==> flow/design.v <==
module MUX2(
	input [15:0] Ain,  
	input [15:0] Bin,
	input Select,  
	output [15:0] Output  
	);
	assign Output = (Select == 1'b0)? Ain : Bin;
endmodule
module MUX3(
	input [15:0] Ain,  
	input [15:0] Bin,
	input [15:0] Cin,
	input [1:0] Select,  
	output reg [15:0] Output
	);
	always @(*)
	begin
		case (Select)
		2'b00: Output = Ain;
		2'b01: Output = Bin;
		2'b10: Output = Cin;
		2'b11: Output = 16'd0;  
		endcase
	end
endmodule
module MUX4(
	input [15:0] Ain,  
	input [15:0] Bin,
	input [15:0] Cin,
	input [15:0] Din,
	input [1:0] Select,  
	output reg [15:0] Output
	);
	always @(*)
	begin
		case (Select)
		2'b00: Output = Ain;
		2'b01: Output = Bin;
		2'b10: Output = Cin;
		2'b11: Output = Din;
		endcase
	end
endmodule
module ALU(
	input [15:0] Ain,  
	input [15:0] Bin,  
	input [3:0] MODE,  
	output reg [15:0] ALUout,  
	output FLAGzero  
	);
	always @(*)  
	begin
		case (MODE)  
			4'b0000: ALUout = 16'd0;		 
			4'b0001: ALUout = Ain + Bin;	 
			4'b0010: ALUout = Ain - Bin;	 
			4'b0011: ALUout = Ain & Bin;	 
			4'b0100: ALUout = Ain | Bin;	 
			4'b0101: ALUout = Ain ^ Bin;	 
			4'b0110: ALUout = ~Ain;			 
			4'b0111: ALUout = Ain * Bin;	 
			4'b1000: ALUout = (Bin == 16'd0) ? 16'hFFFF : Ain / Bin;	 
			4'b1001: ALUout = (Bin == 16'd0) ? Ain : Ain % Bin;	 
			4'b1010: ALUout = Ain<<Bin;	 
			4'b1011: ALUout = Ain>>Bin;	 
			4'b1100: ALUout = Ain;			 
			4'b1101: ALUout = Bin;			 
			4'b1110: begin if (Ain != Bin) ALUout = 16'd1;	 
							else ALUout = 16'd0;
							end
			4'b1111: begin if (Ain < Bin) ALUout = 16'd1;		 
							else ALUout = 16'd0;
							end
		endcase
	end
	assign FLAGzero = (ALUout == 16'd0) ? 1'b1: 1'b0;	 
endmodule
module CTRLUNIT(
	input [15:0] Instruction,  
	input ZFlag,  
	output reg JFlag,  
	output reg RamWriteEN,  
	output reg [9:0] RamAddr,
	output reg [3:0] ALUCtrl,  
	output reg RegWriteEN,
	output reg [4:0] RegWriteAddr,
	output reg [4:0] RegAddrA,  
	output reg [4:0] RegAddrB,
	output reg [9:0] Immediate,  
	output reg [1:0] MuxA,  
	output reg [1:0] MuxB,
	output reg [1:0] MuxC
	);
	wire [5:0] Opcode;
	wire [9:0] Address;
	wire [4:0] AddressA, AddressB;
	assign Opcode = Instruction[15:10];  
	assign Address = Instruction[9:0];  
	assign AddressA = Address[9:5];  
	assign AddressB = Address[4:0];  
	always @(*)
	begin
		case (Opcode)
		6'b000000: begin  
					RamWriteEN 		= 1'b0;
					RegWriteEN 		= 1'b0;
					MuxA 				= 1'b00;
					MuxB 				= 2'b00;
					MuxC				= 2'b00;
					RamAddr 			= 10'b0000000000;
					RegWriteAddr 	= 5'b00000;
					RegAddrA 		= 5'b00000;
					RegAddrB 		= 5'b00000;
					JFlag				= 1'b0;
					ALUCtrl			= 4'b0000;
					Immediate		= 10'b0000000000;
					end
		6'b000001: begin  
					RamWriteEN 		= 1'b0;
					RegWriteEN 		= 1'b1;
					MuxA 				= 1'b00;
					MuxB 				= 2'b01;
					MuxC				= 2'b01;
					RamAddr 			= Address;
					RegWriteAddr 	= 5'b00001;
					RegAddrA 		= 5'b00000;
					RegAddrB 		= 5'b00000;
					JFlag				= 1'b0;
					ALUCtrl			= 4'b1101;
					Immediate		= 10'b0000000000;
					end
		6'b000010: begin  
					RamWriteEN 		= 1'b1;
					RegWriteEN 		= 1'b0;
					MuxA 				= 1'b00;
					MuxB 				= 2'b00;
					MuxC				= 2'b01;
					RamAddr 			= Address;
					RegWriteAddr 	= 5'b00000;
					RegAddrA 		= 5'b00000;
					RegAddrB 		= 5'b00001;
					JFlag				= 1'b0;
					ALUCtrl			= 4'b0000;
					Immediate		= 10'b0000000000;
					end
		6'b000011: begin  
					RamWriteEN 		= 1'b0;
					RegWriteEN 		= 1'b1;
					MuxA 				= 1'b00;
					MuxB 				= 2'b00;
					MuxC				= 2'b00;
					RamAddr 			= 10'b0000000000;
					RegWriteAddr 	= AddressB;
					RegAddrA 		= AddressA;
					RegAddrB 		= 5'b00000;
					JFlag				= 1'b0;
					ALUCtrl			= 4'b1100;
					Immediate		= 10'b0000000000;
					end
		6'b000100: begin  
					RamWriteEN 		= 1'b0;
					RegWriteEN 		= 1'b0;
					MuxA 				= 1'b00;
					MuxB 				= 2'b10;  
					MuxC				= 2'b00;
					RamAddr 			= 10'b0000000000;
					RegWriteAddr 	= 5'b00000;
					RegAddrA 		= 5'b00001;  
					RegAddrB 		= 5'b00000;
					JFlag				= ~ZFlag;  
					ALUCtrl			= 4'b1100;  
					Immediate		= Address;  
					end
		6'b000101: begin  
					RamWriteEN 		= 1'b0;
					RegWriteEN 		= 1'b0;
					MuxA 				= 1'b00;
					MuxB 				= 2'b10;
					MuxC				= 2'b00;
					RamAddr 			= 10'b0000000000;
					RegWriteAddr 	= 5'b00000;
					RegAddrA 		= 5'b00001;
					RegAddrB 		= 5'b00000;
					JFlag				= ZFlag;
					ALUCtrl			= 4'b1100;
					Immediate		= Address;
					end
		6'b000110: begin  
					RamWriteEN 		= 1'b0;
					RegWriteEN 		= 1'b0;
					MuxA 				= 1'b00;
					MuxB 				= 2'b10;
					MuxC				= 2'b00;
					RamAddr 			= 10'b0000000000;
					RegWriteAddr 	= 5'b00000;
					RegAddrA 		= 5'b00000;
					RegAddrB 		= 5'b00000;
					JFlag				= 1'b1;
					ALUCtrl			= 4'b0000;
					Immediate		= Address;
					end
		6'b000111: begin  
					RamWriteEN 		= 1'b0;
					RegWriteEN 		= 1'b1;	 
					MuxA 				= 1'b01;	 
					MuxB 				= 2'b10;  
					MuxC				= 2'b00;
					RamAddr 			= 10'b0000000000;
					RegWriteAddr 	= AddressA;
					RegAddrA 		= 5'b00000;
					RegAddrB 		= 5'b00000;
					JFlag				= 1'b0;  
					ALUCtrl			= 4'b1100;	 
					Immediate		= 10'b0000000000;
					end
		6'b001000: begin  
					RamWriteEN 		= 1'b0;
					RegWriteEN 		= 1'b0;
					MuxA 				= 1'b00;
					MuxB 				= 2'b00;  
					MuxC				= 2'b00;
					RamAddr 			= 10'b0000000000;
					RegWriteAddr 	= 5'b00000;
					RegAddrA 		= 5'b00000;
					RegAddrB 		= AddressA;  
					JFlag				= 1'b1;  
					ALUCtrl			= 4'b0000;
					Immediate		= 10'b0000000000;
					end
		6'b001001: begin  
					RamWriteEN 		= 1'b0;
					RegWriteEN 		= 1'b1;  
					MuxA 				= 1'b00;
					MuxB 				= 2'b00;
					MuxC				= 2'b00;
					RamAddr 			= 10'b0000000000;
					RegWriteAddr 	= 5'b00001;  
					RegAddrA 		= AddressA;  
					RegAddrB 		= AddressB;  
					JFlag				= 1'b0;
					ALUCtrl			= 4'b1111;  
					Immediate		= 10'b0000000000;
					end
		6'b001010: begin  
					RamWriteEN 		= 1'b0;
					RegWriteEN 		= 1'b1;  
					MuxA 				= 1'b00;
					MuxB 				= 2'b10;  
					MuxC				= 2'b00;
					RamAddr 			= 10'b0000000000;
					RegWriteAddr 	= 5'b00001;  
					RegAddrA 		= AddressA;  
					RegAddrB 		= 5'b00000;
					JFlag				= 1'b0;
					ALUCtrl			= 4'b1111;  
					Immediate		= {5'b00000, AddressB};
					end
		6'b001011: begin  
					RamWriteEN 		= 1'b0;
					RegWriteEN 		= 1'b1;  
					MuxA 				= 1'b00;
					MuxB 				= 2'b00;
					MuxC				= 2'b00;
					RamAddr 			= 10'b0000000000;
					RegWriteAddr 	= 5'b00001;  
					RegAddrA 		= AddressA;  
					RegAddrB 		= AddressB;  
					JFlag				= 1'b0;
					ALUCtrl			= 4'b1110;  
					Immediate		= 10'b0000000000;
					end
		6'b001100: begin  
					RamWriteEN 		= 1'b0;
					RegWriteEN 		= 1'b1;  
					MuxA 				= 1'b00;
					MuxB 				= 2'b10;  
					MuxC				= 2'b00;
					RamAddr 			= 10'b0000000000;
					RegWriteAddr 	= 5'b00001;  
					RegAddrA 		= AddressA;  
					RegAddrB 		= 5'b00000;
					JFlag				= 1'b0;
					ALUCtrl			= 4'b1110;  
					Immediate		= {5'b00000, AddressB};
					end
		6'b001101: begin  
					RamWriteEN 		= 1'b0;
					RegWriteEN 		= 1'b1;  
					MuxA 				= 1'b00;
					MuxB 				= 2'b10;  
					MuxC				= 2'b00;
					RamAddr 			= 10'b0000000000;
					RegWriteAddr 	= 5'b00001;  
					RegAddrA 		= 5'b00000;
					RegAddrB 		= 5'b00000;
					JFlag				= 1'b0;
					ALUCtrl			= 4'b1101;
					Immediate		= Address;  
					end
		6'b001110: begin  
					RamWriteEN 		= 1'b0;
					RegWriteEN 		= 1'b1;
					MuxA 				= 1'b00;
					MuxB 				= 2'b00;
					MuxC				= 2'b00;
					RamAddr 			= 10'b0000000000;
					RegWriteAddr 	= 5'b00001;
					RegAddrA 		= AddressA;
					RegAddrB 		= AddressB;
					JFlag				= 1'b0;
					ALUCtrl			= 4'b1010;  
					Immediate		= 10'b0000000000;
					end
		6'b001111: begin  
					RamWriteEN 		= 1'b0;
					RegWriteEN 		= 1'b1;
					MuxA 				= 1'b00;
					MuxB 				= 2'b00;
					MuxC				= 2'b00;
					RamAddr 			= 10'b0000000000;
					RegWriteAddr 	= 5'b00001;
					RegAddrA 		= AddressA;
					RegAddrB 		= AddressB;
					JFlag				= 1'b0;
					ALUCtrl			= 4'b1011;  
					Immediate		= 10'b0000000000;
					end
		6'b010000: begin  
					RamWriteEN 		= 1'b0;
					RegWriteEN 		= 1'b1;
					MuxA 				= 1'b00;
					MuxB 				= 2'b00;
					MuxC				= 2'b00;
					RamAddr 			= 10'b0000000000;
					RegWriteAddr 	= 5'b00001;
					RegAddrA 		= AddressA;
					RegAddrB 		= AddressB;
					JFlag				= 1'b0;
					ALUCtrl			= 4'b0001;
					Immediate		= 10'b0000000000;
					end
		6'b010001: begin  
					RamWriteEN 		= 1'b0;
					RegWriteEN 		= 1'b1;
					MuxA 				= 1'b00;
					MuxB 				= 2'b00;
					MuxC				= 2'b00;
					RamAddr 			= 10'b0000000000;
					RegWriteAddr 	= 5'b00001;
					RegAddrA 		= AddressA;
					RegAddrB 		= AddressB;
					JFlag				= 1'b0;
					ALUCtrl			= 4'b0010;
					Immediate		= 10'b0000000000;
					end
		6'b010010: begin  
					RamWriteEN 		= 1'b0;
					RegWriteEN 		= 1'b1;
					MuxA 				= 1'b00;
					MuxB 				= 2'b00;
					MuxC				= 2'b00;
					RamAddr 			= 10'b0000000000;
					RegWriteAddr 	= 5'b00001;
					RegAddrA 		= AddressA;
					RegAddrB 		= AddressB;
					JFlag				= 1'b0;
					ALUCtrl			= 4'b0111;
					Immediate		= 10'b0000000000;
					end
		6'b010011: begin  
					RamWriteEN 		= 1'b0;
					RegWriteEN 		= 1'b1;
					MuxA 				= 1'b00;
					MuxB 				= 2'b00;
					MuxC				= 2'b00;
					RamAddr 			= 10'b0000000000;
					RegWriteAddr 	= 5'b00001;
					RegAddrA 		= AddressA;
					RegAddrB 		= AddressB;
					JFlag				= 1'b0;
					ALUCtrl			= 4'b1000;
					Immediate		= 10'b0000000000;
					end
		6'b010100: begin  
					RamWriteEN 		= 1'b0;
					RegWriteEN 		= 1'b1;
					MuxA 				= 1'b00;
					MuxB 				= 2'b00;
					MuxC				= 2'b00;
					RamAddr 			= 10'b0000000000;
					RegWriteAddr 	= 5'b00001;
					RegAddrA 		= AddressA;
					RegAddrB 		= AddressB;
					JFlag				= 1'b0;
					ALUCtrl			= 4'b1001;
					Immediate		= 10'b0000000000;
					end
		6'b010101: begin  
					RamWriteEN 		= 1'b0;
					RegWriteEN 		= 1'b1;
					MuxA 				= 1'b00;
					MuxB 				= 2'b10;
					MuxC				= 2'b00;
					RamAddr 			= 10'b0000000000;
					RegWriteAddr 	= 5'b00001;
					RegAddrA 		= AddressA;
					RegAddrB 		= 5'b00000;
					JFlag				= 1'b0;
					ALUCtrl			= 4'b0001;
					Immediate		= {5'b00000, AddressB};
					end
		6'b010110: begin  
					RamWriteEN 		= 1'b0;
					RegWriteEN 		= 1'b1;
					MuxA 				= 1'b00;
					MuxB 				= 2'b10;
					MuxC				= 2'b00;
					RamAddr 			= 10'b0000000000;
					RegWriteAddr 	= 5'b00001;
					RegAddrA 		= AddressA;
					RegAddrB 		= 5'b00000;
					JFlag				= 1'b0;
					ALUCtrl			= 4'b0010;
					Immediate		= {5'b00000, AddressB};
					end
		6'b010111: begin  
					RamWriteEN 		= 1'b0;
					RegWriteEN 		= 1'b1;
					MuxA 				= 1'b00;
					MuxB 				= 2'b10;
					MuxC				= 2'b00;
					RamAddr 			= 10'b0000000000;
					RegWriteAddr 	= 5'b00001;
					RegAddrA 		= AddressA;
					RegAddrB 		= 5'b00000;
					JFlag				= 1'b0;
					ALUCtrl			= 4'b0111;
					Immediate		= {5'b00000, AddressB};
					end
		6'b011000: begin  
					RamWriteEN 		= 1'b0;
					RegWriteEN 		= 1'b1;
					MuxA 				= 1'b00;
					MuxB 				= 2'b10;
					MuxC				= 2'b00;
					RamAddr 			= 10'b0000000000;
					RegWriteAddr 	= 5'b00001;
					RegAddrA 		= AddressA;
					RegAddrB 		= 5'b00000;
					JFlag				= 1'b0;
					ALUCtrl			= 4'b1000;
					Immediate		= {5'b00000, AddressB};
					end
		6'b011001: begin  
					RamWriteEN 		= 1'b0;
					RegWriteEN 		= 1'b1;
					MuxA 				= 1'b00;
					MuxB 				= 2'b10;
					MuxC				= 2'b00;
					RamAddr 			= 10'b0000000000;
					RegWriteAddr 	= 5'b00001;
					RegAddrA 		= AddressA;
					RegAddrB 		= 5'b00000;
					JFlag				= 1'b0;
					ALUCtrl			= 4'b1001;
					Immediate		= {5'b00000, AddressB};
					end
		6'b011010: begin  
					RamWriteEN 		= 1'b0;
					RegWriteEN 		= 1'b1;
					MuxA 				= 1'b00;
					MuxB 				= 2'b00;
					MuxC				= 2'b00;
					RamAddr 			= 10'b0000000000;
					RegWriteAddr 	= AddressB;
					RegAddrA 		= AddressA;
					RegAddrB 		= 5'b00000;
					JFlag				= 1'b0;
					ALUCtrl			= 4'b0110;
					Immediate		= 10'b0000000000;
					end
		6'b011011: begin  
					RamWriteEN 		= 1'b0;
					RegWriteEN 		= 1'b1;
					MuxA 				= 1'b00;
					MuxB 				= 2'b00;
					MuxC				= 2'b00;
					RamAddr 			= 10'b0000000000;
					RegWriteAddr 	= 5'b00001;
					RegAddrA 		= AddressA;
					RegAddrB 		= AddressB;
					JFlag				= 1'b0;
					ALUCtrl			= 4'b0101;
					Immediate		= 10'b0000000000;
					end
		6'b011100: begin  
					RamWriteEN 		= 1'b0;
					RegWriteEN 		= 1'b1;
					MuxA 				= 1'b00;
					MuxB 				= 2'b00;
					MuxC				= 2'b00;
					RamAddr 			= 10'b0000000000;
					RegWriteAddr 	= 5'b00001;
					RegAddrA 		= AddressA;
					RegAddrB 		= AddressB;
					JFlag				= 1'b0;
					ALUCtrl			= 4'b0100;
					Immediate		= 10'b0000000000;
					end
		6'b011101: begin  
					RamWriteEN 		= 1'b0;
					RegWriteEN 		= 1'b1;
					MuxA 				= 1'b00;
					MuxB 				= 2'b00;
					MuxC				= 2'b00;
					RamAddr 			= 10'b0000000000;
					RegWriteAddr 	= 5'b00001;
					RegAddrA 		= AddressA;
					RegAddrB 		= AddressB;
					JFlag				= 1'b0;
					ALUCtrl			= 4'b0011;
					Immediate		= 10'b0000000000;
					end
		6'b011110: begin  
					RamWriteEN 		= 1'b0;
					RegWriteEN 		= 1'b1;
					MuxA 				= 1'b00;
					MuxB 				= 2'b01;  
					MuxC				= 2'b10;  
					RamAddr 			= 10'b0000000000;
					RegWriteAddr 	= AddressB;
					RegAddrA 		= AddressA;  
					RegAddrB 		= 5'b00000;
					JFlag				= 1'b0;
					ALUCtrl			= 4'b1101;  
					Immediate		= 10'b0000000000;
					end
		6'b011111: begin  
					RamWriteEN 		= 1'b1;  
					RegWriteEN 		= 1'b0;
					MuxA 				= 1'b00;  
					MuxB 				= 2'b00;
					MuxC				= 2'b10;  
					RamAddr 			= 10'b0000000000;
					RegWriteAddr 	= 5'b00000;
					RegAddrA 		= AddressB;  
					RegAddrB 		= AddressA;  
					JFlag				= 1'b0;
					ALUCtrl			= 4'b0000;
					Immediate		= 10'b0000000000;
					end
		6'b100000: begin  
					RamWriteEN 		= 1'b0;  
					RegWriteEN 		= 1'b1;
					MuxA 				= 2'b10;  
					MuxB 				= 2'b00;
					MuxC				= 2'b10;  
					RamAddr 			= 10'b0000000000;
					RegWriteAddr 	= AddressA;
					RegAddrA 		= 5'b00000;  
					RegAddrB 		= 5'b00000;  
					JFlag				= 1'b0;
					ALUCtrl			= 4'b1100;
					Immediate		= 10'b0000000000;
					end
		6'b100001: begin  
					RamWriteEN 		= 1'b0;
					RegWriteEN 		= 1'b1;
					MuxA 				= 1'b00;
					MuxB 				= 2'b10;
					MuxC				= 2'b00;
					RamAddr 			= 10'b0000000000;
					RegWriteAddr 	= 5'b00001;
					RegAddrA 		= AddressA;
					RegAddrB 		= 5'b00000;
					JFlag				= 1'b0;
					ALUCtrl			= 4'b1010;  
					Immediate		= AddressB;
				end
		6'b100010: begin  
					RamWriteEN 		= 1'b0;
					RegWriteEN 		= 1'b1;
					MuxA 				= 1'b00;
					MuxB 				= 2'b10;
					MuxC				= 2'b00;
					RamAddr 			= 10'b0000000000;
					RegWriteAddr 	= 5'b00001;
					RegAddrA 		= AddressA;
					RegAddrB 		= 5'b00000;
					JFlag				= 1'b0;
					ALUCtrl			= 4'b1011;  
					Immediate		= AddressB;
				end
		default: begin  
					RamWriteEN 		= 1'b0;
					RegWriteEN 		= 1'b0;
					MuxA 				= 1'b00;
					MuxB 				= 2'b00;
					MuxC				= 2'b00;
					RamAddr 			= 10'b0000000000;
					RegWriteAddr 	= 5'b00000;
					RegAddrA 		= 5'b00000;
					RegAddrB 		= 5'b00000;
					JFlag				= 1'b0;
					ALUCtrl			= 4'b0000;
					Immediate		= 10'b0000000000;
					end
		endcase
	end
endmodule
module REGFILE(
	input clk,  
	input En,  
	input Reset,  
	input Write,  
	input [4:0] Waddr,  
	input [15:0] Wdata,  
	input [4:0] Aaddr,  
	output [15:0] Adata,  
	input [4:0] Baddr,
	output [15:0] Bdata
	);
	integer i;
	reg [15:0] register[31:0];
	always @(posedge clk)
	begin
		if (Reset == 1'b1) begin
			for(i = 0; i < 32; i = i + 1) begin  
				register[i] <= 16'd0;
			end
		end
		else if (En == 1'b1 && Write == 1'b1) begin
			register[Waddr] <= Wdata;  
		end
	end
	assign Adata = (Aaddr == 0)? 16'd0 : register[Aaddr];
	assign Bdata = (Baddr == 0)? 16'd0 : register[Baddr];
endmodule
module PCOUNTER(
	input clk,  
	input En,  
	input [9:0] Jaddr,  
	input Jflag,  
	output reg [9:0] Caddr,  
	input Clear  
	);
	always @(posedge clk)
	begin
		if (Clear == 1'b1) begin  
			Caddr <= 10'd0;
		end
		else if (En == 1'b1) begin
			if(Jflag == 1'b1) begin  
				Caddr <= Jaddr;
			end
			else begin
				Caddr <= Caddr + 1'b1;  
			end
		end
	end
endmodule
module microcounter(
	input clk,  
	input Clear,  
	output reg [1:0] count  
	);
	always @(posedge clk)
	begin
		if (Clear == 1'b1) begin
			count <= 2'b00;
		end
		else if (count == 2'b11) begin
			count <= 2'b00;
		end
		else begin
			count <= count + 1'b1;
		end
	end
endmodule
module mips16_core(
	input clk,
	input rst,  
	output [9:0] imem_addr,
	input [15:0] imem_rdata,
	output [9:0] dmem_addr,
	output dmem_we,
	output [15:0] dmem_wdata,
	input [15:0] dmem_rdata,
	input [15:0] in_data,
	output rf_we,
	output [4:0] rf_waddr,
	output [15:0] rf_wdata
	);
	wire ramWriteEN, regWriteEN, ZFlag, JFlag;
	wire [1:0] selA, selB, selC;
	wire [15:0] muxAout, muxBout, muxCout;
	wire [9:0] Caddr, ramAddress;
	wire [15:0] Instruction;
	wire [15:0] regAdata, regBdata;
	wire [3:0] ALUop;
	wire [15:0] ALUout;
	wire [9:0] Immediate;
	wire [15:0] ramBdata;
	wire [4:0] regAread, regBread, regwrite;
	wire [1:0] microcount;
	microcounter micro(.clk(clk), .Clear(rst), .count(microcount));
	wire ramclk = (microcount == 2'b00);  
	wire regclk = (microcount == 2'b01);  
	wire instrclk = (microcount == 2'b10);  
	PCOUNTER programcounter(
		.clk(clk),
		.En(instrclk),
		.Jaddr(muxBout[9:0]),  
		.Jflag(JFlag),
		.Caddr(Caddr),
		.Clear(rst)
		);
	assign imem_addr = Caddr;
	assign Instruction = imem_rdata;
	CTRLUNIT controlunit(
		.Instruction(Instruction),  
		.ZFlag(ZFlag),  
		.JFlag(JFlag),
		.RamWriteEN(ramWriteEN),
		.RamAddr(ramAddress),
		.ALUCtrl(ALUop),
		.RegWriteEN(regWriteEN),
		.RegWriteAddr(regwrite),
		.RegAddrA(regAread),
		.RegAddrB(regBread),
		.Immediate(Immediate),
		.MuxA(selA),
		.MuxB(selB),
		.MuxC(selC)
		);
	MUX3 muxA(
		.Ain(regAdata),
		.Bin({6'd0, Caddr}),
		.Cin(in_data),
		.Select(selA),
		.Output(muxAout)
		);
	MUX3 muxB(
		.Ain(regBdata),
		.Bin(ramBdata),
		.Cin({6'd0, Immediate}),
		.Select(selB),
		.Output(muxBout)
		);
	MUX3 muxC(
		.Ain({6'd0, Caddr}),
		.Bin({6'd0, ramAddress}),
		.Cin(muxAout),
		.Select(selC),
		.Output(muxCout)
		);
	ALU arithmaticlogic(
		.Ain(muxAout),  
		.Bin(muxBout),  
		.MODE(ALUop),  
		.ALUout(ALUout),
		.FLAGzero(ZFlag)
		);
	REGFILE registers(
		.clk(clk),
		.En(regclk),
		.Reset(rst),
		.Write(regWriteEN),
		.Waddr(regwrite),
		.Wdata(ALUout),
		.Aaddr(regAread),
		.Adata(regAdata),  
		.Baddr(regBread),
		.Bdata(regBdata)  
		);
	assign dmem_addr = muxCout[9:0];
	assign dmem_we = ramclk & ramWriteEN;
	assign dmem_wdata = regBdata;
	assign ramBdata = dmem_rdata;
	reg rf_we_q;
	reg [4:0] rf_waddr_q;
	reg [15:0] rf_wdata_q;
	always @(posedge clk)
	begin
		if (rst == 1'b1) begin
			rf_we_q <= 1'b0;
		end
		else begin
			rf_we_q <= regclk & regWriteEN;
		end
		if (regclk == 1'b1) begin
			rf_waddr_q <= regwrite;
			rf_wdata_q <= ALUout;
		end
	end
	assign rf_we = rf_we_q;
	assign rf_waddr = rf_waddr_q;
	assign rf_wdata = rf_wdata_q;
endmodule
* Tool chain data of mips16_core *
What the tools print for mips16_core, step after step.
Lines are those of the file above, counted from 1.
Library cell names are shortened.
Not given: --

design
  top module = mips16_core
  clock port = clk
  library = sky130hd
  library corner = tt_025C_1v80

* After elaboration *
Yosys after proc, flatten, opt, wreduce and memory -nomap, before mapping. Memory bits, and registers merged into a memory's read port (data or address), are not among the register bits. Print and check cells are not counted. Equal cells are merged and count once.
Yosys's memory passes give these memory sizes; they may raise the number of words (mostly to a power of two), join words into wider ones and drop unused or constant bits.

word-level totals
  memories kept = 1
  output and inout bits = 59
  memory bits (writable) = 512
  word-level cells = 154
  register bits after elaboration = 34

cells by class
  order comparisons = 1
  div/mod/pow operators = 2
  shift-type cells = 2
  multiply operators = 1
  mux-type cells = 31
  reduce/logical cells = 38
  bitwise operators = 7
  equal/unequal tests = 62
  add/sub/neg operators = 4

memories
  memory              words  width  RTL line  RTL
  registers.register  32     16     624       reg [15:0] register[31:0];

operators with widths
  operator                                              count
  divider 16 x 16 -> 16 bit                             1
  modulo 16 x 16 -> 16 bit                              1
  multiplier 16 x 16 -> 16 bit                          1
  parallel mux 16 bit (select 16 bit)                   1
  parallel mux 16 bit (select 4 bit)                    2
  equality test 6 x 5 -> 1 bit (second input constant)  16
  2-to-1 mux 16 bit                                     6
  parallel mux 4 bit (select 15 bit)                    1
  equality test 6 x 4 -> 1 bit (second input constant)  8
  parallel mux 5 bit (select 3 bit)                     3
  parallel mux 10 bit (select 4 bit)                    1
  OR reduction 2 bit                                    17
  zero test 16 bit                                      2
  equality test 4 bit (second input constant)           8
  OR reduction 28 bit                                   1
  OR reduction 24 bit                                   1
  equality test 6 x 3 -> 1 bit (second input constant)  4
  OR reduction 23 bit                                   1
  parallel mux 10 bit (select 2 bit)                    1
  2-to-1 mux 10 bit                                     2
  equality test 6 bit (second input constant)           3
  adder 16 bit                                          1
  subtractor 16 bit                                     1
  less-than comparator 16 bit                           1
  inequality test 16 bit                                1
  bitwise AND 16 bit                                    1
  OR 16 bit                                             1
  XOR 16 bit                                            1

Not listed: further kinds 28, cells in them 60.

* Depth *
Yosys ltp: most cells in a row. Word level: on the elaborated netlist, between registers, memories and ports. Mapped: between sequential cells and ports; inverters and the memories' decode and read muxes count.

logic depth
  depth in word-level cells = 14
  ABC_AREA = 0
  mapped depth = 203

* After synthesis *
The flow's flattened synthesis, as Yosys stat reports it; memories are mapped. The netlist is that of the ABC_AREA named above (0 if unset); the other value can give another one.

cell types
  cell      count
  edfxtp_1  533
  nor2_1    838
  ha_1      242
  nand2_1   701
  mux2i_1   227
  fa_1      83
  a21oi_1   287
  o21ai_0   201
  clkbuf_1  246
  inv_1     231
  nand3_1   155
  a211oi_1  94
  nor3_1    135
  xnor2_1   67
  and3_1    91
  buf_2     94
  a31oi_1   71
  a22oi_1   59

Not listed: further types 91, cells in them 1189.

synthesis totals
  synthesis area = 47246.6 um^2
  mapped cells = 5544
  mapped flip-flops = 546
  buffers = 411

The figures by module come from a second, unflattened synthesis with its own total; it is not the netlist above.

second synthesis, totals
  cell total of the unflattened synthesis = 4612
  area (unflattened synthesis) = 47504.3 um^2

Each row is one instance without its submodules.

by module
  module        area (um^2)  times used  cells
  REGFILE       27670.3      1           1891
  ALU           16216.8      1           2319
  MUX3          381.6        3           39
  CTRLUNIT      1073.5       1           174
  mips16_core   700.7        1           28
  PCOUNTER      623.1        1           78
  microcounter  75.1         1           5

* Path before layout *
OpenSTA on the mapped netlist: ideal clock, no wires. The path of least setup slack (recovery checks aside). Input and output delay are each 20% of the period. Register names are those of the netlist, which keeps one name where synthesis merged equal registers.

path after synthesis
  kind = input -> register
  start = in imem_rdata[12]
  end = reg programcounter.Caddr[3]
  stages on the path = 189
  buffers on the path = 20
  period = 44.0 ns
  delay of the path = 37.318 ns
  arrival = 46.048 ns
  input delay = 8.800 ns
  setup time = 0.070 ns
  slack = -2.118 ns
  synthesis period reached = 46.118 ns

"delay of the path" is the arrival time less input delay plus setup time.
"stages on the path" counts driving pins, that of a launching flip-flop among them; a cell with two outputs on the path counts twice.
"synthesis period reached" = period - worst setup slack (recovery checks aside). The figure is calculated, with input and output delays left at 20% of the set period.
Between the ends stands the longest chain of elaborated cells between them, by number of cells; it is not shown to be the way that was timed. Of several equally long chains one is given.
A line is the first line of the expression or statement that the cell stems from. Yosys adds cells for indexed reads and writes and turns some case tables into memories.
A memory read counts as a cell of the chain, while the word-level depth stops at memories.
A register here has more assigning lines than the two given.

on the way, after synthesis
  cells stage by stage = buf_2 -> and3_1 -> or4_1 -> buf_2 -> o31ai_4 -> buf_4 -> buf_4 -> mux2i_1 -> mux2i_1 -> a211o_1 -> o2bb2ai_1 -> or2_1 -> clkbuf_1 -> buf_2 -> buf_4 -> clkbuf_1 -> ha_1 -> a22oi_1 -> [... 153 more ...] -> a21oi_1 -> o21ai_0 -> a211o_1 -> o21a_1 -> clkbuf_1 -> nor2_1 -> nand2_1 -> o21ai_0 -> a31oi_1 -> o211ai_1 -> nor3b_1 -> nand4_1 -> nor4_2 -> a31oi_1 -> or4_1 -> clkbuf_1 -> a2bb2oi_1 -> a21oi_1
  cells in the longest elaborated chain = 14
  elaborated cells on any way between the ends = 115
  those cells by class = add/sub (2); mul (1); div (2); compare (1); eq/ne (56); shift (2); mux (18); logic (5); reduce/logical (27); memory (1)

ends and longest elaborated chain, after synthesis
  item                                 RTL line  RTL
  start, declared                      684       input [15:0] imem_rdata,
  equality test 6 x 2 -> 1 bit         103       case (Opcode)
  OR reduction 24 bit                  --
  parallel mux 5 bit (select 3 bit)    103
  memory read (32 x 16 bit)            624       reg [15:0] register[31:0];
  2-to-1 mux 16 bit                    636       assign Adata = (Aaddr == 0)? 16'd0 : register[Aaddr];
  parallel mux 16 bit (select 4 bit)   18        case (Select)
  modulo 16 x 16 -> 16 bit             63        4'b1001: ALUout = (Bin == 16'd0) ? Ain : Ain % Bin;
  2-to-1 mux 16 bit                    63
  parallel mux 16 bit (select 16 bit)  53        case (MODE)
  zero test 16 bit                     76        assign FLAGzero = (ALUout == 16'd0) ? 1'b1: 1'b0;
  2-to-1 mux 1 bit                     76
  NOT 1 bit                            170       JFlag = ~ZFlag;
  parallel mux 1 bit (select 3 bit)    103
  2-to-1 mux 10 bit                    653       if(Jflag == 1'b1) begin
  end, assigned                        654       Caddr <= Jaddr;
  end, assigned                        657       Caddr <= Caddr + 1'b1;
  end, declared                        644       output reg [9:0] Caddr,

* Path in the finished layout *
From the final timing report of run A: the path of least setup slack in the routed layout; clock arrival at registers is part of the times.

path after layout
  kind = input -> register
  start = in imem_rdata[13]
  end = reg programcounter.Caddr[0]
  slack = 0.62 ns
  buffers on the path = 12
  setup time = 0.08 ns
  period = 43.5 ns
  input delay = 8.70 ns
  stages on the path = 186
  arrival = 43.48 ns

Between the ends stands the longest chain of elaborated cells between them, by number of cells; it is not shown to be the way that was timed. Of several equally long chains one is given.
A memory read counts as a cell of the chain, while the word-level depth stops at memories.
A register here has more assigning lines than the two given.

on the way, after layout
  cells stage by stage = buf_6 -> nor4bb_4 -> or4_4 -> buf_8 -> o311ai_4 -> buf_12 -> mux2_4 -> a221o_1 -> a2111oi_4 -> o32a_1 -> nand4_1 -> nor4_4 -> nand3_2 -> nor3_4 -> nand2_1 -> a22oi_2 -> ha_1 -> nor4b_2 -> [... 150 more ...] -> o21ai_1 -> a211o_1 -> o21a_2 -> a311oi_2 -> buf_4 -> o31ai_1 -> buf_4 -> nor2_2 -> o2111ai_2 -> and3_2 -> inv_2 -> nor3_2 -> and4_4 -> buf_6 -> nor4_4 -> buf_4 -> nand3_1 -> a31oi_1
  cells in the longest elaborated chain = 14
  elaborated cells on any way between the ends = 115
  those cells by class = add/sub (2); mul (1); div (2); compare (1); eq/ne (56); shift (2); mux (18); logic (5); reduce/logical (27); memory (1)

ends and longest elaborated chain, after layout
  item                                 RTL line  RTL
  start, declared                      684       input [15:0] imem_rdata,
  equality test 6 x 2 -> 1 bit         103       case (Opcode)
  OR reduction 24 bit                  --
  parallel mux 5 bit (select 3 bit)    103
  memory read (32 x 16 bit)            624       reg [15:0] register[31:0];
  2-to-1 mux 16 bit                    636       assign Adata = (Aaddr == 0)? 16'd0 : register[Aaddr];
  parallel mux 16 bit (select 4 bit)   18        case (Select)
  modulo 16 x 16 -> 16 bit             63        4'b1001: ALUout = (Bin == 16'd0) ? Ain : Ain % Bin;
  2-to-1 mux 16 bit                    63
  parallel mux 16 bit (select 16 bit)  53        case (MODE)
  zero test 16 bit                     76        assign FLAGzero = (ALUout == 16'd0) ? 1'b1: 1'b0;
  2-to-1 mux 1 bit                     76
  NOT 1 bit                            170       JFlag = ~ZFlag;
  parallel mux 1 bit (select 3 bit)    103
  2-to-1 mux 10 bit                    653       if(Jflag == 1'b1) begin
  end, assigned                        654       Caddr <= Jaddr;
  end, assigned                        657       Caddr <= Caddr + 1'b1;
  end, declared                        644       output reg [9:0] Caddr,

Some nets on the timed path still bear RTL names; the line given drives or declares the net.

named nets, after layout
  net         RTL line
  ALUout[13]  53

Wiki page: mips16_core / flow data

Module mips16_core, platform sky130hd: 6 stored runs of the flow (Yosys, OpenROAD) with differing settings, in no particular order. Input and output delays are each 20% of the period that was set; the output load is 0.01 pF.
"period achieved": clock period set for the run, less the worst setup slack. It is reckoned from that one timing run; input and output delays stay at 20% of the period that was set.
By "critical setup path time" is meant the share of the clock period that the worst setup path is allowed (20% is reserved at inputs, 20% at outputs), minus its slack. Clock arrival times at its registers enter into it.
Among the settings, -- means not set for that run.
Results: -- = not shown.

item                                     run A              run B  run C  run D  run E  run F
CORE_UTILIZATION                         34                 40     40     62     40     40
period_ns                                43.5               72.2   32.5   62.6   37.6   37.6
CAP_MARGIN                               20                 20     20     15     5      5
CORE_MARGIN                              2                  2      2      2      2      5
SLEW_MARGIN                              20                 20     20     0      10     10
CELL_PAD_IN_SITES_GLOBAL_PLACEMENT       --                 1      1      2      1      1
CORE_ASPECT_RATIO                        --                 0.61   0.61   --     --     --
CTS_CLUSTER_SIZE                         --                 20     20     96     --     --
GPL_ROUTABILITY_DRIVEN                   --                 0      0      --     --     --
GPL_TIMING_DRIVEN                        --                 0      0      1      0      0
MIN_ROUTING_LAYER                        --                 met2   --     --     met2   met2
SETUP_SLACK_MARGIN                       --                 4.82   4.82   5.0    --     --
TNS_END_PERCENT                          --                 75     75     25     10     10
PLACE_DENSITY_LB_ADDON                   --                 --     0.24   0.23   --     0.21
ABC_AREA                                 --                 --     --     1      --     --
MAX_ROUTING_LAYER                        --                 --     --     met5   met4   met5
worst slack on setup checks (ns)         0.618              --     --     --     --     --
critical setup path time (ns)            34.18              --     --     --     --     --
worst setup path kind                    input -> register  --     --     --     --     --
post-layout utilization (%)              45.6               --     --     --     --     --
final setup TNS (ns)                     0.000              --     --     --     --     --
synthesis area (um^2)                    47246.6            --     --     --     --     --
period achieved (ns)                     42.882             --     --     --     --     --
standard-cell area after routing (um^2)  62707.6            --     --     --     --     --
lowest hold slack (ns)                   0.496              --     --     --     --     --
die area (um^2)                          141959.0           --     --     --     --     --

Run B: no final report: routing broke off with GRT-0116
Run C: no final report: routing broke off with GRT-0232
Run D: no final report: placement broke off with FLW-0024
Run E: no final report: routing broke off with GRT-0116
Run F: no final report: routing broke off with GRT-0116
